==> flow/design.v <==
module PE_16( 
  input         clock, 
  input  [7:0]  io_in_a, 
  input  [7:0] io_in_b, 
  input  [15:0] io_in_d, 
  output [7:0]  io_out_a,
  output [7:0] io_out_b, 
  output [15:0] io_out_c,
  input         io_in_control_propagate, 
  output        io_out_control_propagate 
);
  wire [7:0] _T_36;    
  wire [7:0] _T_37;    
  wire [15:0] _T_38;   
  wire [15:0] _T_39;   
  wire [15:0] _GEN_20; 
  wire [15:0] _T_40; 
  wire [15:0] _T_41; 
  wire [15:0] _T_78; 
  wire [15:0] _T_79; 
  wire [15:0] _GEN_1; 
  wire [15:0] _GEN_13; 
  wire  _T_99; 
  wire [18:0] _GEN_25; 
  assign _T_36 = io_in_b;  
  assign _T_37 = $signed(_T_36);
  assign _T_38 = $signed(_T_37) * $signed(io_in_a); 
  assign _GEN_20 = _T_38; 
  assign _T_40 = $signed(_GEN_20) + $signed(_T_39); 
  assign _T_41 = $signed(_T_40); 
  assign io_out_a = io_in_a; 											
  assign io_out_b = io_in_b; 											
  assign io_out_control_propagate = io_in_control_propagate;			
double_buffer uutDB(.clock(clock),.io_in_control_propagate(io_in_control_propagate),.io_in_d(io_in_d),.io_in_c(_T_41),.c_fb(_T_39),.c_out(io_out_c)
    );
endmodule
module double_buffer(
input clock,
input io_in_control_propagate, 
input [15:0]io_in_d, 
input [15:0]io_in_c, 
output [15:0] c_fb,  
output [15:0] c_out 
    );
reg [15:0] c1_s; 
reg [15:0] c2_s;
always @(posedge clock) 
begin
 if (io_in_control_propagate)
	  begin
        c1_s <= io_in_d;
      end 
 else 
      begin
        c1_s <= io_in_c;
      end
if (!io_in_control_propagate) 
	  begin
        c2_s <= io_in_d;
      end 
 else 
	  begin
        c2_s <= io_in_c;
	  end
end
assign c_fb =io_in_control_propagate?c2_s:c1_s;
assign c_out=!io_in_control_propagate?c2_s:c1_s;
endmodule
module Tile( 
  input         clock, 
  input  [7:0]  io_in_a_0, 
  input  [7:0] io_in_b_0, 
  input  [15:0] io_in_d_0, 
  input         io_in_control_0_propagate, 
  output [7:0]  io_out_a_0, 
  output [15:0] io_out_c_0, 
  output [7:0] io_out_b_0, 
  output        io_out_control_0_propagate
);
  wire  tile_0_0_clock; 
  wire [7:0] tile_0_0_io_in_a; 
  wire [7:0] tile_0_0_io_in_b;
  wire [15:0] tile_0_0_io_in_d;
  wire [7:0] tile_0_0_io_out_a;
  wire [7:0] tile_0_0_io_out_b; 
  wire [15:0] tile_0_0_io_out_c; 
  wire  tile_0_0_io_in_control_propagate; 
  wire  tile_0_0_io_out_control_propagate;
  PE_16 tile_0_0 ( 
    .clock(tile_0_0_clock),
    .io_in_a(tile_0_0_io_in_a),
    .io_in_b(tile_0_0_io_in_b),
    .io_in_d(tile_0_0_io_in_d),
    .io_out_a(tile_0_0_io_out_a),
    .io_out_b(tile_0_0_io_out_b),
    .io_out_c(tile_0_0_io_out_c),
    .io_in_control_propagate(tile_0_0_io_in_control_propagate),
    .io_out_control_propagate(tile_0_0_io_out_control_propagate)
  );
  assign io_out_a_0 = tile_0_0_io_out_a; 
  assign io_out_c_0 = tile_0_0_io_out_c; 
  assign io_out_b_0 = tile_0_0_io_out_b; 
  assign io_out_control_0_propagate = tile_0_0_io_out_control_propagate;
  assign tile_0_0_clock = clock;
  assign tile_0_0_io_in_a = io_in_a_0; 
  assign tile_0_0_io_in_b = io_in_b_0; 
  assign tile_0_0_io_in_d = io_in_d_0; 
  assign tile_0_0_io_in_control_propagate = io_in_control_0_propagate; 
 endmodule
module Mesh( 
  input         clock, 
  input  [7:0]  io_in_a_0_0, 
  input  [7:0]  io_in_a_1_0, 
  input  [7:0]  io_in_a_2_0, 
  input  [7:0]  io_in_a_3_0, 
  input  [7:0]  io_in_d_0_0, 
  input  [7:0]  io_in_d_1_0, 
  input  [7:0]  io_in_d_2_0, 
  input  [7:0]  io_in_d_3_0, 
  input  [15:0]  io_in_b_0_0, 
  input  [15:0]  io_in_b_1_0, 
  input  [15:0]  io_in_b_2_0, 
  input  [15:0]  io_in_b_3_0, 
  input         io_in_control_0_0_propagate, 
  input         io_in_control_1_0_propagate, 
  input         io_in_control_2_0_propagate, 
  input         io_in_control_3_0_propagate, 
  output reg [15:0] io_out_c_0_0, 
  output reg [15:0] io_out_c_1_0, 
  output reg [15:0] io_out_c_2_0, 
  output reg [15:0] io_out_c_3_0
 );
  wire  mesh_0_0_clock; 		  			
  wire [7:0] mesh_0_0_io_in_a_0;  			
  wire [7:0] mesh_0_0_io_in_b_0; 			
  wire [15:0] mesh_0_0_io_in_d_0; 			
  wire  mesh_0_0_io_in_control_0_propagate; 
  wire [7:0] mesh_0_0_io_out_a_0; 			
  wire [15:0] mesh_0_0_io_out_c_0;			
  wire [7:0] mesh_0_0_io_out_b_0;			
  wire  mesh_0_0_io_out_control_0_propagate;
  wire  mesh_0_1_clock; 
  wire [7:0] mesh_0_1_io_in_a_0; 
  wire [7:0] mesh_0_1_io_in_b_0;
  wire [15:0] mesh_0_1_io_in_d_0;
  wire  mesh_0_1_io_in_control_0_propagate; 
  wire [7:0] mesh_0_1_io_out_a_0; 
  wire [15:0] mesh_0_1_io_out_c_0;
  wire [7:0] mesh_0_1_io_out_b_0;
  wire  mesh_0_1_io_out_control_0_propagate; 
  wire  mesh_0_2_clock; 			
  wire [7:0] mesh_0_2_io_in_a_0; 	
  wire [7:0] mesh_0_2_io_in_b_0; 	
  wire [15:0] mesh_0_2_io_in_d_0; 	
  wire  mesh_0_2_io_in_control_0_propagate; 
  wire [7:0] mesh_0_2_io_out_a_0; 
  wire [15:0] mesh_0_2_io_out_c_0;
  wire [7:0] mesh_0_2_io_out_b_0;
  wire  mesh_0_2_io_out_control_0_propagate; 
  wire  mesh_0_3_clock; 		 
  wire [7:0] mesh_0_3_io_in_a_0; 
  wire [7:0] mesh_0_3_io_in_b_0;
  wire [15:0] mesh_0_3_io_in_d_0;
  wire  mesh_0_3_io_in_control_0_propagate; 
  wire [7:0] mesh_0_3_io_out_a_0; 
  wire [15:0] mesh_0_3_io_out_c_0;
  wire [7:0] mesh_0_3_io_out_b_0;
  wire  mesh_0_3_io_out_control_0_propagate; 
  wire  mesh_1_0_clock;
  wire [7:0] mesh_1_0_io_in_a_0; 
  wire [7:0] mesh_1_0_io_in_b_0;
  wire [15:0] mesh_1_0_io_in_d_0;
  wire  mesh_1_0_io_in_control_0_propagate; 
  wire [7:0] mesh_1_0_io_out_a_0; 
  wire [15:0] mesh_1_0_io_out_c_0;
  wire [7:0] mesh_1_0_io_out_b_0;
  wire  mesh_1_0_io_out_control_0_propagate;
  wire  mesh_1_1_clock; 		 
  wire [7:0] mesh_1_1_io_in_a_0; 
  wire [7:0] mesh_1_1_io_in_b_0;
  wire [15:0] mesh_1_1_io_in_d_0;
  wire  mesh_1_1_io_in_control_0_propagate; 
  wire [7:0] mesh_1_1_io_out_a_0; 			
  wire [15:0] mesh_1_1_io_out_c_0;			
  wire [7:0] mesh_1_1_io_out_b_0;			
  wire  mesh_1_1_io_out_control_0_propagate;
  wire  mesh_1_2_clock; 
  wire [7:0] mesh_1_2_io_in_a_0; 
  wire [7:0] mesh_1_2_io_in_b_0;
  wire [15:0] mesh_1_2_io_in_d_0;
  wire  mesh_1_2_io_in_control_0_propagate; 
  wire [7:0] mesh_1_2_io_out_a_0; 
  wire [15:0] mesh_1_2_io_out_c_0;
  wire [7:0] mesh_1_2_io_out_b_0;
  wire  mesh_1_2_io_out_control_0_propagate;
  wire  mesh_1_3_clock; 		 
  wire [7:0] mesh_1_3_io_in_a_0; 
  wire [7:0] mesh_1_3_io_in_b_0;
  wire [15:0] mesh_1_3_io_in_d_0;
  wire  mesh_1_3_io_in_control_0_propagate; 
  wire [7:0] mesh_1_3_io_out_a_0; 
  wire [15:0] mesh_1_3_io_out_c_0;
  wire [7:0] mesh_1_3_io_out_b_0;
  wire  mesh_1_3_io_out_control_0_propagate;
  wire  mesh_2_0_clock; 
  wire [7:0] mesh_2_0_io_in_a_0; 
  wire [7:0] mesh_2_0_io_in_b_0;
  wire [15:0] mesh_2_0_io_in_d_0;
  wire  mesh_2_0_io_in_control_0_propagate; 
  wire [7:0] mesh_2_0_io_out_a_0; 			
  wire [15:0] mesh_2_0_io_out_c_0;			
  wire [7:0] mesh_2_0_io_out_b_0;			
  wire  mesh_2_0_io_out_control_0_propagate;
  wire  mesh_2_1_clock;						
  wire [7:0] mesh_2_1_io_in_a_0; 			
  wire [7:0] mesh_2_1_io_in_b_0;			
  wire [15:0] mesh_2_1_io_in_d_0;			
  wire  mesh_2_1_io_in_control_0_propagate; 
  wire [7:0] mesh_2_1_io_out_a_0; 			
  wire [15:0] mesh_2_1_io_out_c_0;			
  wire [7:0] mesh_2_1_io_out_b_0;			
  wire  mesh_2_1_io_out_control_0_propagate;
  wire  mesh_2_2_clock; 		 			
  wire [7:0] mesh_2_2_io_in_a_0; 			
  wire [7:0] mesh_2_2_io_in_b_0;			
  wire [15:0] mesh_2_2_io_in_d_0;			
  wire  mesh_2_2_io_in_control_0_propagate; 
  wire [7:0] mesh_2_2_io_out_a_0; 			
  wire [15:0] mesh_2_2_io_out_c_0;			
  wire [7:0] mesh_2_2_io_out_b_0;			
  wire  mesh_2_2_io_out_control_0_propagate;
  wire  mesh_2_3_clock; 		 			
  wire [7:0] mesh_2_3_io_in_a_0; 			
  wire [7:0] mesh_2_3_io_in_b_0;			
  wire [15:0] mesh_2_3_io_in_d_0;			
  wire  mesh_2_3_io_in_control_0_propagate; 
  wire [7:0] mesh_2_3_io_out_a_0; 			
  wire [15:0] mesh_2_3_io_out_c_0;			
  wire [7:0] mesh_2_3_io_out_b_0;			
  wire  mesh_2_3_io_out_control_0_propagate;
  wire  mesh_3_0_clock;			 
  wire [7:0] mesh_3_0_io_in_a_0; 
  wire [7:0] mesh_3_0_io_in_b_0;
  wire [15:0] mesh_3_0_io_in_d_0;
  wire  mesh_3_0_io_in_control_0_propagate; 
  wire [7:0] mesh_3_0_io_out_a_0; 
  wire [15:0] mesh_3_0_io_out_c_0;
  wire [7:0] mesh_3_0_io_out_b_0;
  wire  mesh_3_0_io_out_control_0_propagate;
  wire  mesh_3_1_clock; 		 
  wire [7:0] mesh_3_1_io_in_a_0; 
  wire [7:0] mesh_3_1_io_in_b_0;
  wire [15:0] mesh_3_1_io_in_d_0;
  wire  mesh_3_1_io_in_control_0_propagate; 
  wire [7:0] mesh_3_1_io_out_a_0; 
  wire [15:0] mesh_3_1_io_out_c_0;
  wire [7:0] mesh_3_1_io_out_b_0;
  wire  mesh_3_1_io_out_control_0_propagate;
  wire  mesh_3_2_clock; 
  wire [7:0] mesh_3_2_io_in_a_0; 
  wire [7:0] mesh_3_2_io_in_b_0;
  wire [15:0] mesh_3_2_io_in_d_0;
  wire  mesh_3_2_io_in_control_0_propagate; 
  wire [7:0] mesh_3_2_io_out_a_0; 
  wire [15:0] mesh_3_2_io_out_c_0;
  wire [7:0] mesh_3_2_io_out_b_0;
  wire  mesh_3_2_io_out_control_0_propagate;
  wire  mesh_3_3_clock;
  wire [7:0] mesh_3_3_io_in_a_0; 
  wire [7:0] mesh_3_3_io_in_b_0;
  wire [15:0] mesh_3_3_io_in_d_0;
  wire  mesh_3_3_io_in_control_0_propagate; 
  wire [7:0] mesh_3_3_io_out_a_0; 
  wire [15:0] mesh_3_3_io_out_c_0;
  wire [7:0] mesh_3_3_io_out_b_0;
  wire  mesh_3_3_io_out_control_0_propagate;
  reg [7:0] _T_1_0; 
  reg [7:0] _T_2_0; 
  reg [7:0] _T_3_0; 
  reg [7:0] _T_4_0; 
  reg [7:0] _T_10_0;
  reg [7:0] _T_11_0;
  reg [7:0] _T_12_0; 
  reg [7:0] _T_13_0; 
  reg [7:0] _T_19_0; 
  reg [7:0] _T_20_0; 
  reg [7:0] _T_21_0; 
  reg [7:0] _T_22_0; 
  reg [7:0] _T_28_0;  
  reg [7:0] _T_29_0;  
  reg [7:0] _T_30_0;  
  reg [7:0] _T_31_0;  
  reg [7:0]  _T_74_0;
  reg [7:0]  _T_75_0; 
  reg [7:0]  _T_76_0; 
  reg [7:0]  _T_77_0; 
  reg [7:0]  _T_84_0;
  reg [7:0]  _T_85_0; 
  reg [7:0]  _T_86_0; 
  reg [7:0]  _T_87_0; 
  reg [7:0]  _T_94_0; 
  reg [7:0]  _T_95_0; 
  reg [7:0]  _T_96_0; 
  reg [7:0]  _T_97_0; 
  reg [7:0]  _T_98_0; 
  reg [7:0]  _T_99_0; 
  reg [7:0]  _T_100_0;
  reg [7:0]  _T_101_0; 
  reg [7:0]  _T_104_0; 
  reg [7:0]  _T_105_0; 
  reg [7:0]  _T_106_0; 
  reg [7:0]  _T_107_0; 
  reg [15:0] _T_154_0;
  reg [15:0] _T_155_0; 
  reg [15:0] _T_156_0; 
  reg [15:0] _T_157_0; 
  reg [15:0] _T_164_0; 
  reg [15:0] _T_165_0;
  reg [15:0] _T_166_0;
  reg [15:0] _T_167_0;
  reg [15:0] _T_174_0; 
  reg [15:0] _T_175_0;
  reg [15:0] _T_176_0;
  reg [15:0] _T_177_0;
  reg [15:0] _T_184_0; 
  reg [15:0] _T_185_0;
  reg [15:0] _T_186_0;
  reg [15:0] _T_187_0;
  reg  _T_236; 
  reg  _T_239; 
  reg  _T_242; 
  reg  _T_245; 
  reg  _T_262; 
  reg  _T_265; 
  reg  _T_268; 
  reg  _T_271; 
  reg  _T_288; 
  reg  _T_291; 
  reg  _T_294; 
  reg  _T_297; 
  reg  _T_314; 
  reg  _T_317; 
  reg  _T_320; 
  reg  _T_323; 
  Tile mesh_0_0 ( 
    .clock(mesh_0_0_clock),
    .io_in_a_0(mesh_0_0_io_in_a_0),
    .io_in_b_0(mesh_0_0_io_in_b_0),
    .io_in_d_0(mesh_0_0_io_in_d_0),
    .io_in_control_0_propagate(mesh_0_0_io_in_control_0_propagate),
    .io_out_a_0(mesh_0_0_io_out_a_0),
    .io_out_c_0(mesh_0_0_io_out_c_0),
    .io_out_b_0(mesh_0_0_io_out_b_0),
    .io_out_control_0_propagate(mesh_0_0_io_out_control_0_propagate)
  );
  Tile mesh_0_1 ( 
    .clock(mesh_0_1_clock),
    .io_in_a_0(mesh_0_1_io_in_a_0),
    .io_in_b_0(mesh_0_1_io_in_b_0),
    .io_in_d_0(mesh_0_1_io_in_d_0),
    .io_in_control_0_propagate(mesh_0_1_io_in_control_0_propagate),
    .io_out_a_0(mesh_0_1_io_out_a_0),
    .io_out_c_0(mesh_0_1_io_out_c_0),
    .io_out_b_0(mesh_0_1_io_out_b_0),
    .io_out_control_0_propagate(mesh_0_1_io_out_control_0_propagate)
  );
  Tile mesh_0_2 ( 
    .clock(mesh_0_2_clock),
    .io_in_a_0(mesh_0_2_io_in_a_0),
    .io_in_b_0(mesh_0_2_io_in_b_0),
    .io_in_d_0(mesh_0_2_io_in_d_0),
    .io_in_control_0_propagate(mesh_0_2_io_in_control_0_propagate),
    .io_out_a_0(mesh_0_2_io_out_a_0),
    .io_out_c_0(mesh_0_2_io_out_c_0),
    .io_out_b_0(mesh_0_2_io_out_b_0),
    .io_out_control_0_propagate(mesh_0_2_io_out_control_0_propagate)
  );
  Tile mesh_0_3 (
    .clock(mesh_0_3_clock),
    .io_in_a_0(mesh_0_3_io_in_a_0),
    .io_in_b_0(mesh_0_3_io_in_b_0),
    .io_in_d_0(mesh_0_3_io_in_d_0),
    .io_in_control_0_propagate(mesh_0_3_io_in_control_0_propagate),
    .io_out_a_0(mesh_0_3_io_out_a_0),
    .io_out_c_0(mesh_0_3_io_out_c_0),
    .io_out_b_0(mesh_0_3_io_out_b_0),
    .io_out_control_0_propagate(mesh_0_3_io_out_control_0_propagate)
  );
   Tile mesh_1_0 ( 
    .clock(mesh_1_0_clock),
    .io_in_a_0(mesh_1_0_io_in_a_0),
    .io_in_b_0(mesh_1_0_io_in_b_0),
    .io_in_d_0(mesh_1_0_io_in_d_0),
    .io_in_control_0_propagate(mesh_1_0_io_in_control_0_propagate),
    .io_out_a_0(mesh_1_0_io_out_a_0),
    .io_out_c_0(mesh_1_0_io_out_c_0),
    .io_out_b_0(mesh_1_0_io_out_b_0),
    .io_out_control_0_propagate(mesh_1_0_io_out_control_0_propagate)
  );
  Tile mesh_1_1 ( 
    .clock(mesh_1_1_clock),
    .io_in_a_0(mesh_1_1_io_in_a_0),
    .io_in_b_0(mesh_1_1_io_in_b_0),
    .io_in_d_0(mesh_1_1_io_in_d_0),
    .io_in_control_0_propagate(mesh_1_1_io_in_control_0_propagate),
    .io_out_a_0(mesh_1_1_io_out_a_0),
    .io_out_c_0(mesh_1_1_io_out_c_0),
    .io_out_b_0(mesh_1_1_io_out_b_0),
    .io_out_control_0_propagate(mesh_1_1_io_out_control_0_propagate)
     );
  Tile mesh_1_2 ( 
    .clock(mesh_1_2_clock),
    .io_in_a_0(mesh_1_2_io_in_a_0),
    .io_in_b_0(mesh_1_2_io_in_b_0),
    .io_in_d_0(mesh_1_2_io_in_d_0),
    .io_in_control_0_propagate(mesh_1_2_io_in_control_0_propagate),
    .io_out_a_0(mesh_1_2_io_out_a_0),
    .io_out_c_0(mesh_1_2_io_out_c_0),
    .io_out_b_0(mesh_1_2_io_out_b_0),
    .io_out_control_0_propagate(mesh_1_2_io_out_control_0_propagate)
      );
  Tile mesh_1_3 ( 
    .clock(mesh_1_3_clock),
    .io_in_a_0(mesh_1_3_io_in_a_0),
    .io_in_b_0(mesh_1_3_io_in_b_0),
    .io_in_d_0(mesh_1_3_io_in_d_0),
    .io_in_control_0_propagate(mesh_1_3_io_in_control_0_propagate),
    .io_out_a_0(mesh_1_3_io_out_a_0),
    .io_out_c_0(mesh_1_3_io_out_c_0),
    .io_out_b_0(mesh_1_3_io_out_b_0),
    .io_out_control_0_propagate(mesh_1_3_io_out_control_0_propagate)
      );
   Tile mesh_2_0 ( 
    .clock(mesh_2_0_clock),
    .io_in_a_0(mesh_2_0_io_in_a_0),
    .io_in_b_0(mesh_2_0_io_in_b_0),
    .io_in_d_0(mesh_2_0_io_in_d_0),
    .io_in_control_0_propagate(mesh_2_0_io_in_control_0_propagate),
    .io_out_a_0(mesh_2_0_io_out_a_0),
    .io_out_c_0(mesh_2_0_io_out_c_0),
    .io_out_b_0(mesh_2_0_io_out_b_0),
    .io_out_control_0_propagate(mesh_2_0_io_out_control_0_propagate)
     );
  Tile mesh_2_1 ( 
    .clock(mesh_2_1_clock),
    .io_in_a_0(mesh_2_1_io_in_a_0),
    .io_in_b_0(mesh_2_1_io_in_b_0),
    .io_in_d_0(mesh_2_1_io_in_d_0),
    .io_in_control_0_propagate(mesh_2_1_io_in_control_0_propagate),
    .io_out_a_0(mesh_2_1_io_out_a_0),
    .io_out_c_0(mesh_2_1_io_out_c_0),
    .io_out_b_0(mesh_2_1_io_out_b_0),
    .io_out_control_0_propagate(mesh_2_1_io_out_control_0_propagate)
     );
  Tile mesh_2_2 (
    .clock(mesh_2_2_clock),
    .io_in_a_0(mesh_2_2_io_in_a_0),
    .io_in_b_0(mesh_2_2_io_in_b_0),
    .io_in_d_0(mesh_2_2_io_in_d_0),
    .io_in_control_0_propagate(mesh_2_2_io_in_control_0_propagate),
    .io_out_a_0(mesh_2_2_io_out_a_0),
    .io_out_c_0(mesh_2_2_io_out_c_0),
    .io_out_b_0(mesh_2_2_io_out_b_0),
    .io_out_control_0_propagate(mesh_2_2_io_out_control_0_propagate)
     );
  Tile mesh_2_3 ( 
    .clock(mesh_2_3_clock),
    .io_in_a_0(mesh_2_3_io_in_a_0),
    .io_in_b_0(mesh_2_3_io_in_b_0),
    .io_in_d_0(mesh_2_3_io_in_d_0),
    .io_in_control_0_propagate(mesh_2_3_io_in_control_0_propagate),
    .io_out_a_0(mesh_2_3_io_out_a_0),
    .io_out_c_0(mesh_2_3_io_out_c_0),
    .io_out_b_0(mesh_2_3_io_out_b_0),
    .io_out_control_0_propagate(mesh_2_3_io_out_control_0_propagate)
     );
    Tile mesh_3_0 ( 
    .clock(mesh_3_0_clock),
    .io_in_a_0(mesh_3_0_io_in_a_0),
    .io_in_b_0(mesh_3_0_io_in_b_0),
    .io_in_d_0(mesh_3_0_io_in_d_0),
    .io_in_control_0_propagate(mesh_3_0_io_in_control_0_propagate),
    .io_out_a_0(mesh_3_0_io_out_a_0),
    .io_out_c_0(mesh_3_0_io_out_c_0),
    .io_out_b_0(mesh_3_0_io_out_b_0),
    .io_out_control_0_propagate(mesh_3_0_io_out_control_0_propagate)
  );
  Tile mesh_3_1 ( 
    .clock(mesh_3_1_clock),
    .io_in_a_0(mesh_3_1_io_in_a_0),
    .io_in_b_0(mesh_3_1_io_in_b_0),
    .io_in_d_0(mesh_3_1_io_in_d_0),
    .io_in_control_0_propagate(mesh_3_1_io_in_control_0_propagate),
    .io_out_a_0(mesh_3_1_io_out_a_0),
    .io_out_c_0(mesh_3_1_io_out_c_0),
    .io_out_b_0(mesh_3_1_io_out_b_0),
    .io_out_control_0_propagate(mesh_3_1_io_out_control_0_propagate)
  );
  Tile mesh_3_2 ( 
    .clock(mesh_3_2_clock),
    .io_in_a_0(mesh_3_2_io_in_a_0),
    .io_in_b_0(mesh_3_2_io_in_b_0),
    .io_in_d_0(mesh_3_2_io_in_d_0),
    .io_in_control_0_propagate(mesh_3_2_io_in_control_0_propagate),
    .io_out_a_0(mesh_3_2_io_out_a_0),
    .io_out_c_0(mesh_3_2_io_out_c_0),
    .io_out_b_0(mesh_3_2_io_out_b_0),
    .io_out_control_0_propagate(mesh_3_2_io_out_control_0_propagate)
  );
  Tile mesh_3_3 ( 
    .clock(mesh_3_3_clock),
    .io_in_a_0(mesh_3_3_io_in_a_0),
    .io_in_b_0(mesh_3_3_io_in_b_0),
    .io_in_d_0(mesh_3_3_io_in_d_0),
    .io_in_control_0_propagate(mesh_3_3_io_in_control_0_propagate),
    .io_out_a_0(mesh_3_3_io_out_a_0),
    .io_out_c_0(mesh_3_3_io_out_c_0),
    .io_out_b_0(mesh_3_3_io_out_b_0),
    .io_out_control_0_propagate(mesh_3_3_io_out_control_0_propagate)
   );
always @(posedge clock) begin
  io_out_c_0_0 <= mesh_3_0_io_out_c_0; 
  io_out_c_1_0 <= mesh_3_1_io_out_c_0; 
  io_out_c_2_0 <= mesh_3_2_io_out_c_0; 
  io_out_c_3_0 <= mesh_3_3_io_out_c_0; 
end
  assign mesh_0_0_clock = clock; 	  
  assign mesh_0_0_io_in_a_0 = _T_1_0; 
  assign mesh_0_0_io_in_b_0 = _T_74_0;
  assign mesh_0_0_io_in_d_0 = _T_154_0; 
  assign mesh_0_0_io_in_control_0_propagate = _T_236; 
  assign mesh_0_1_clock = clock; 		
  assign mesh_0_1_io_in_a_0 = _T_2_0; 	
  assign mesh_0_1_io_in_b_0 = _T_84_0; 
  assign mesh_0_1_io_in_d_0 = _T_164_0;
  assign mesh_0_1_io_in_control_0_propagate = _T_262; 
  assign mesh_0_2_clock = clock; 		
  assign mesh_0_2_io_in_a_0 = _T_3_0; 	
  assign mesh_0_2_io_in_b_0 = _T_94_0; 
  assign mesh_0_2_io_in_d_0 = _T_174_0;
  assign mesh_0_2_io_in_control_0_propagate = _T_288; 
  assign mesh_0_3_clock = clock; 		
  assign mesh_0_3_io_in_a_0 = _T_4_0; 	
  assign mesh_0_3_io_in_b_0 = _T_104_0;
  assign mesh_0_3_io_in_d_0 = _T_184_0;
  assign mesh_0_3_io_in_control_0_propagate = _T_314; 
  assign mesh_1_0_clock = clock; 		
  assign mesh_1_0_io_in_a_0 = _T_10_0; 	
  assign mesh_1_0_io_in_b_0 = _T_75_0; 	
  assign mesh_1_0_io_in_d_0 = _T_155_0; 
  assign mesh_1_0_io_in_control_0_propagate = _T_239; 
  assign mesh_1_1_clock = clock; 		
  assign mesh_1_1_io_in_a_0 = _T_11_0; 
  assign mesh_1_1_io_in_b_0 = _T_85_0; 
  assign mesh_1_1_io_in_d_0 = _T_165_0;
  assign mesh_1_1_io_in_control_0_propagate = _T_265; 
  assign mesh_1_2_clock = clock; 		
  assign mesh_1_2_io_in_a_0 = _T_12_0; 
  assign mesh_1_2_io_in_b_0 = _T_95_0; 
  assign mesh_1_2_io_in_d_0 = _T_175_0;
  assign mesh_1_2_io_in_control_0_propagate = _T_291; 
  assign mesh_1_3_clock = clock; 		
  assign mesh_1_3_io_in_a_0 = _T_13_0; 
  assign mesh_1_3_io_in_b_0 = _T_105_0;
  assign mesh_1_3_io_in_d_0 = _T_185_0;
  assign mesh_1_3_io_in_control_0_propagate = _T_317; 
  assign mesh_2_0_clock = clock; 		
  assign mesh_2_0_io_in_a_0 = _T_19_0; 
  assign mesh_2_0_io_in_b_0 = _T_76_0; 
  assign mesh_2_0_io_in_d_0 = _T_156_0;
  assign mesh_2_0_io_in_control_0_propagate = _T_242; 
  assign mesh_2_1_clock = clock; 		
  assign mesh_2_1_io_in_a_0 = _T_20_0; 
  assign mesh_2_1_io_in_b_0 = _T_86_0; 
  assign mesh_2_1_io_in_d_0 = _T_166_0;
  assign mesh_2_1_io_in_control_0_propagate = _T_268; 
  assign mesh_2_2_clock = clock; 		
  assign mesh_2_2_io_in_a_0 = _T_21_0; 
  assign mesh_2_2_io_in_b_0 = _T_96_0; 
  assign mesh_2_2_io_in_d_0 = _T_176_0;
  assign mesh_2_2_io_in_control_0_propagate = _T_294; 
  assign mesh_2_3_clock = clock; 		
  assign mesh_2_3_io_in_a_0 = _T_22_0; 
  assign mesh_2_3_io_in_b_0 = _T_106_0;
  assign mesh_2_3_io_in_d_0 = _T_186_0;
  assign mesh_2_3_io_in_control_0_propagate = _T_320; 
  assign mesh_3_0_clock = clock; 		
  assign mesh_3_0_io_in_a_0 = _T_28_0; 
  assign mesh_3_0_io_in_b_0 = _T_77_0; 
  assign mesh_3_0_io_in_d_0 = _T_157_0;
  assign mesh_3_0_io_in_control_0_propagate = _T_245; 
  assign mesh_3_1_clock = clock; 		
  assign mesh_3_1_io_in_a_0 = _T_29_0; 
  assign mesh_3_1_io_in_b_0 = _T_87_0; 
  assign mesh_3_1_io_in_d_0 = _T_167_0;
  assign mesh_3_1_io_in_control_0_propagate = _T_271; 
  assign mesh_3_2_clock = clock; 		
  assign mesh_3_2_io_in_a_0 = _T_30_0; 
  assign mesh_3_2_io_in_b_0 = _T_97_0; 
  assign mesh_3_2_io_in_d_0 = _T_177_0;
  assign mesh_3_2_io_in_control_0_propagate = _T_297; 
  assign mesh_3_3_clock = clock; 		
  assign mesh_3_3_io_in_a_0 = _T_31_0; 
  assign mesh_3_3_io_in_b_0 = _T_107_0;
  assign mesh_3_3_io_in_d_0 = _T_187_0;
  assign mesh_3_3_io_in_control_0_propagate = _T_323; 
  always @(posedge clock) begin
    _T_1_0 <= io_in_a_0_0;
    _T_2_0 <= mesh_0_0_io_out_a_0;
    _T_3_0 <= mesh_0_1_io_out_a_0;
    _T_4_0 <= mesh_0_2_io_out_a_0;
    _T_10_0 <= io_in_a_1_0;
    _T_11_0 <= mesh_1_0_io_out_a_0;
    _T_12_0 <= mesh_1_1_io_out_a_0;
    _T_13_0 <= mesh_1_2_io_out_a_0;
    _T_19_0 <= io_in_a_2_0;
    _T_20_0 <= mesh_2_0_io_out_a_0;
    _T_21_0 <= mesh_2_1_io_out_a_0;
    _T_22_0 <= mesh_2_2_io_out_a_0;
    _T_28_0 <= io_in_a_3_0;;
    _T_29_0 <= mesh_3_0_io_out_a_0;
    _T_30_0 <= mesh_3_1_io_out_a_0;
    _T_31_0 <= mesh_3_2_io_out_a_0;
    _T_74_0 <= io_in_d_0_0;
    _T_75_0 <= mesh_0_0_io_out_b_0;
    _T_76_0 <= mesh_1_0_io_out_b_0;
    _T_77_0 <= mesh_2_0_io_out_b_0;
    _T_84_0 <= io_in_d_1_0;
    _T_85_0 <= mesh_0_1_io_out_b_0;
    _T_86_0 <= mesh_1_1_io_out_b_0;
    _T_87_0 <= mesh_2_1_io_out_b_0;
    _T_94_0 <=  io_in_d_2_0;
    _T_95_0 <= mesh_0_2_io_out_b_0;
    _T_96_0 <= mesh_1_2_io_out_b_0;
    _T_97_0 <= mesh_2_2_io_out_b_0;
    _T_104_0 <= io_in_d_3_0;
    _T_105_0 <= mesh_0_3_io_out_b_0;
    _T_106_0 <= mesh_1_3_io_out_b_0;
    _T_107_0 <= mesh_2_3_io_out_b_0;
    _T_154_0 <= io_in_b_0_0;
    _T_155_0 <= mesh_0_0_io_out_c_0;
    _T_156_0 <= mesh_1_0_io_out_c_0;
    _T_157_0 <= mesh_2_0_io_out_c_0;
    _T_164_0 <= io_in_b_1_0;
    _T_165_0 <= mesh_0_1_io_out_c_0;
    _T_166_0 <= mesh_1_1_io_out_c_0;
    _T_167_0 <= mesh_2_1_io_out_c_0;
    _T_174_0 <= io_in_b_2_0;
    _T_175_0 <= mesh_0_2_io_out_c_0;
    _T_176_0 <= mesh_1_2_io_out_c_0;
    _T_177_0 <= mesh_2_2_io_out_c_0;
    _T_184_0 <= io_in_b_3_0;
    _T_185_0 <= mesh_0_3_io_out_c_0;
    _T_186_0 <= mesh_1_3_io_out_c_0;
    _T_187_0 <= mesh_2_3_io_out_c_0;
    _T_236 <= io_in_control_0_0_propagate;
    _T_239 <= mesh_0_0_io_out_control_0_propagate;
    _T_242 <= mesh_1_0_io_out_control_0_propagate;
    _T_245 <= mesh_2_0_io_out_control_0_propagate;
	_T_262 <=io_in_control_1_0_propagate;
    _T_265 <= mesh_0_1_io_out_control_0_propagate;
    _T_268 <= mesh_1_1_io_out_control_0_propagate;
    _T_271 <= mesh_2_1_io_out_control_0_propagate;
    _T_288 <=  io_in_control_2_0_propagate;
    _T_291 <= mesh_0_2_io_out_control_0_propagate;
    _T_294 <= mesh_1_2_io_out_control_0_propagate;
    _T_297 <= mesh_2_2_io_out_control_0_propagate;
    _T_314 <= io_in_control_3_0_propagate;
    _T_317 <= mesh_0_3_io_out_control_0_propagate;
    _T_320 <= mesh_1_3_io_out_control_0_propagate;
    _T_323 <= mesh_2_3_io_out_control_0_propagate;
  end
endmodule
* Tool chain data of Mesh
Tool output for the design above, in the order of the flow. Lines are those of the file above, counted from 1. Operators carry their Yosys type and port widths (W data, S select, Z words). Library cell names are shortened. The mark n/a stands for no value.
Set-up: top module Mesh, clock clock, standard-cell library sky130hd, corner tt_025C_1v80

* Word-level counts
Source: Yosys, flattened and elaborated, memories not mapped. Widths are those after wreduce; folded enables and synchronous resets count as part of the registers. Registers that Yosys merges into a memory's read port (data or address) are not register bits. Print and check cells do not count. Equal cells are merged and count once.
Cells by class: multiplexer cells 64, multipliers 16, $add $sub $neg 16
Operators with widths (count):
- $mul A8 B8 Y16 | 16
- $mux W16 | 64
- $add A16 B16 Y16 | 16
Bit counts: register bits 1104, bits of input ports 133

* Depth
Depth = most cells in a row (Yosys ltp): at word level without a register or memory, in the mapped netlist without a sequential cell, where the memories' decode and read muxes count.
Depth: depth after elaboration 3, ABC_AREA 1, gate-level depth with buffers 24, gate-level depth less buffers 23

* Synthesis result
Source: synth_stat.txt of the flow (Yosys; design flattened, memories mapped). It holds for the ABC_AREA given above (unset counts as 0); a run with the other value may have another netlist. The area totals of this step are shown rounded.
Cell types:
- fa_1 | count 1136, total area 2.27E+04 µm²
- dfxtp_1 | count 1104, total area 2.21E+04 µm²
- nand2_1 | count 2647, total area 9.94E+03 µm²
- inv_1 | count 2227, total area 8.36E+03 µm²
- ha_1 | count 592, total area 7.41E+03 µm²
- o21ai_0 | count 990, total area 4.95E+03 µm²
- nand3_1 | count 321, total area 1.61E+03 µm²
- clkbuf_1 | count 397, total area 1.49E+03 µm²
- xnor2_1 | count 134, total area 1.17E+03 µm²
- xor2_1 | count 95, total area 832.048 µm²
- nor2_1 | count 203, total area 761.981 µm²
- a21oi_1 | count 92, total area 460.442 µm²
- nand3b_1 | count 26, total area 195.187 µm²
- a31oi_1 | count 31, total area 193.936 µm²
- nand4_1 | count 29, total area 181.424 µm²
- buf_2 | count 36, total area 180.173 µm²
- nor3_1 | count 30, total area 150.144 µm²
- o21bai_1 | count 17, total area 127.622 µm²
Other cell types: 16; their cells: 124.
Mapped netlist: mapped cells 10231, mapped flip-flops 1104, chip area (Yosys) 83570 µm²

* Worst setup path after synthesis
OpenSTA on the mapped netlist: ideal clock, no wires. The path of least setup slack (recovery checks aside). Input and output delay are each 20% of the period. Register names are those of the netlist, which keeps one name where synthesis merged equal registers.
Timing path post-synthesis: path type flip-flop to flip-flop, start register _T_320, end register mesh_2_3.tile_0_0.uutDB.c2_s[14], slack 465 ps, data arrival time 4606 ps, launch time at the first pin 0 ps, clock period 5200 ps, driving pins on the path 20, setup time 129 ps, required time 5071 ps, path delay 4735 ps, synthesis period reached 4735 ps
"path delay" = arrival - input delay + setup time. "driving pins on the path": output pins that drive a net of the path, with the launching flip-flop's if there is one; two outputs of one cell count as two. "synthesis period reached" = period - worst setup slack (recovery checks aside). The figure is calculated, with input and output delays left at 20% of the set period. The rows between start and end are the longest chain of elaborated cells between them; the timing report does not say that the signal goes this way. Where chains are equally long, one stands for them. Each line given opens the expression or statement behind the cell; cells for indexed reads and writes are added by Yosys, which also makes memories of some case tables.
Between the ends, post-synthesis: cells stage by stage dfxtp_1 buf_2 clkbuf_1 o21ai_0 fa_1 inv_1 fa_1 inv_1 fa_1 inv_1 fa_1 fa_1 ha_1 a21oi_1 o21ai_0 nand2_1 nand4_1 or2_2 nand3_1 o21ai_0, length of the longest elaborated chain 3, elaborated cells between the ends (all ways) 3, RTL lines with such cells 3
Ends and longest elaborated chain, post-synthesis:
- start: declaration | line 343 | reg  _T_320;
- start: assignment | line 670 | _T_320 <= mesh_1_3_io_out_control_0_propagate;
- $mux W16 | line 66 | assign c_fb =io_in_control_propagate?c2_s:c1_s;
- $add A16 B16 Y16 | line 29 | assign _T_40 = $signed(_GEN_20) + $signed(_T_39);
- $mux W16 | line 57 | if (!io_in_control_propagate)
- end: assignment | line 59 | c2_s <= io_in_d;
- end: assignment | line 63 | c2_s <= io_in_c;
- end: declaration | line 46 | reg [15:0] c2_s;

* Path in the finished layout
Path of least setup slack in the final report of flow run 2 (OpenROAD, finished layout, wires in). Where an end is a register, its clock arrival counts in the times. The path's times are printed in steps of 10 ps; the period is the one set.
Timing path post-layout: path type flip-flop to flip-flop, start register _T_94_0[7], end register mesh_0_2.tile_0_0.uutDB.c1_s[13], data arrival time 5640 ps, clock period 5200 ps, slack 190 ps, driving pins on the path 16, launch time at the first pin 770 ps, required time 5830 ps, setup time 140 ps
The rows between start and end are the longest chain of elaborated cells between them; the timing report does not say that the signal goes this way. Where chains are equally long, one stands for them.
Between the ends, post-layout: cells stage by stage dfxtp_1 nand2_1 buf_4 fa_1 inv_1 fa_1 fa_1 fa_1 ha_1 ha_1 a21oi_1 inv_1 o21ai_0 nand4_1 nand3_1 o21ai_0, length of the longest elaborated chain 3, elaborated cells between the ends (all ways) 3, RTL lines with such cells 3
Ends and longest elaborated chain, post-layout:
- start: declaration | line 301 | reg [7:0]  _T_94_0;
- start: assignment | line 632 | _T_94_0 <=  io_in_d_2_0;
- $mul A8 B8 Y16 | line 27 | assign _T_38 = $signed(_T_37) * $signed(io_in_a);
- $add A16 B16 Y16 | line 29 | assign _T_40 = $signed(_GEN_20) + $signed(_T_39);
- $mux W16 | line 49 | if (io_in_control_propagate)
- end: assignment | line 51 | c1_s <= io_in_d;
- end: assignment | line 55 | c1_s <= io_in_c;
- end: declaration | line 45 | reg [15:0] c1_s;

Top module Mesh; platform sky130hd; tools Yosys and OpenROAD; 5 stored runs in no particular order. Input and output delays are each 20% of the period that was set; the output load is 0.01 pF.
"clock period achieved" means the clock period less the worst setup slack. The figure is calculated, with input and output delays left at 20% of the set period.
"worst path time" means the part of the period allowed to the worst setup path (the constraints hold back 20% at inputs and 20% at outputs) less its slack; where the path has registers, the arrival times of their clocks count too.
"worst path time" is given in steps of 10 ps.
The measured numbers are rounded.

* Flow run 1 | settings: CAP_MARGIN 20; CELL_PAD_IN_SITES_DETAIL_PLACEMENT 1; CELL_PAD_IN_SITES_GLOBAL_PLACEMENT 0; CORE_ASPECT_RATIO 1.4; CORE_MARGIN 8; CORE_UTILIZATION 59; CTS_CLUSTER_SIZE 31; MAX_ROUTING_LAYER met4; PLACE_DENSITY_LB_ADDON 0.22; SETUP_SLACK_MARGIN 0.1; SLEW_MARGIN 40; period_ns 3.98 | stopped before the end: clock tree synthesis reported DPL-0033
* Flow run 2 | settings: ABC_AREA 1; CELL_PAD_IN_SITES_DETAIL_PLACEMENT 2; CELL_PAD_IN_SITES_GLOBAL_PLACEMENT 1; CORE_MARGIN 6; CTS_CLUSTER_SIZE 87; HOLD_SLACK_MARGIN 0.18; MAX_ROUTING_LAYER met4; PLACE_DENSITY 0.46; SLEW_MARGIN 30; TNS_END_PERCENT 85; period_ns 5.2; CAP_MARGIN 20; CORE_UTILIZATION 40 | results: worst path time 5010 ps; worst setup path type flip-flop to flip-flop; standard-cell area after routing 93710 µm²; overall die area 220000 µm²; synthesis area 83570 µm²; lowest setup slack 191 ps; utilization of the finished layout 45.2%; worst-case hold slack 356 ps; setup TNS 0 ps; clock period achieved 5009 ps
* Flow run 3 | settings: ABC_AREA 0; CAP_MARGIN 40; CELL_PAD_IN_SITES_GLOBAL_PLACEMENT 1; CORE_MARGIN 10; CORE_UTILIZATION 37; CTS_CLUSTER_DIAMETER 164; MIN_ROUTING_LAYER met2; PLACE_DENSITY_LB_ADDON 0.21; SETUP_SLACK_MARGIN -0.02; SLEW_MARGIN 35; TNS_END_PERCENT 95; period_ns 3.46 | results: standard-cell area after routing 108800 µm²; worst path time 4720 ps; worst setup path type flip-flop to flip-flop; overall die area 234900 µm²; utilization of the finished layout 50.7%; clock period achieved 4716 ps; setup TNS -310300 ps; worst-case hold slack 306 ps; lowest setup slack -1256 ps; synthesis area 79880 µm²
* Flow run 4 | settings: ABC_AREA 1; CAP_MARGIN 15; CELL_PAD_IN_SITES_DETAIL_PLACEMENT 1; CELL_PAD_IN_SITES_GLOBAL_PLACEMENT 1; CORE_ASPECT_RATIO 1.29; CORE_MARGIN 5; CTS_CLUSTER_SIZE 87; GPL_TIMING_DRIVEN 0; MAX_ROUTING_LAYER met5; MIN_ROUTING_LAYER met2; PLACE_DENSITY 0.46; SLEW_MARGIN 30; TNS_END_PERCENT 85; period_ns 5.2; CORE_UTILIZATION 40 | results: standard-cell area after routing 94750 µm²; utilization of the finished layout 45.6%; overall die area 218200 µm²; clock period achieved 5076 ps; worst path time 5080 ps; worst setup path type flip-flop to flip-flop; setup TNS 0 ps; worst-case hold slack 353 ps; synthesis area 83570 µm²; lowest setup slack 124 ps
* Flow run 5 | settings: ABC_AREA 1; CAP_MARGIN 15; CELL_PAD_IN_SITES_DETAIL_PLACEMENT 2; CELL_PAD_IN_SITES_GLOBAL_PLACEMENT 1; CORE_MARGIN 6; CTS_CLUSTER_SIZE 87; HOLD_SLACK_MARGIN 0.18; MAX_ROUTING_LAYER met5; MIN_ROUTING_LAYER met2; PLACE_DENSITY 0.46; SLEW_MARGIN 30; TNS_END_PERCENT 85; period_ns 5.2; CORE_UTILIZATION 40 | results: synthesis area 83570 µm²; lowest setup slack 201 ps; setup TNS 0 ps; standard-cell area after routing 93990 µm²; worst-case hold slack 357 ps; utilization of the finished layout 45.3%; clock period achieved 4999 ps; overall die area 220000 µm²; worst path time 5000 ps; worst setup path type flip-flop to flip-flop
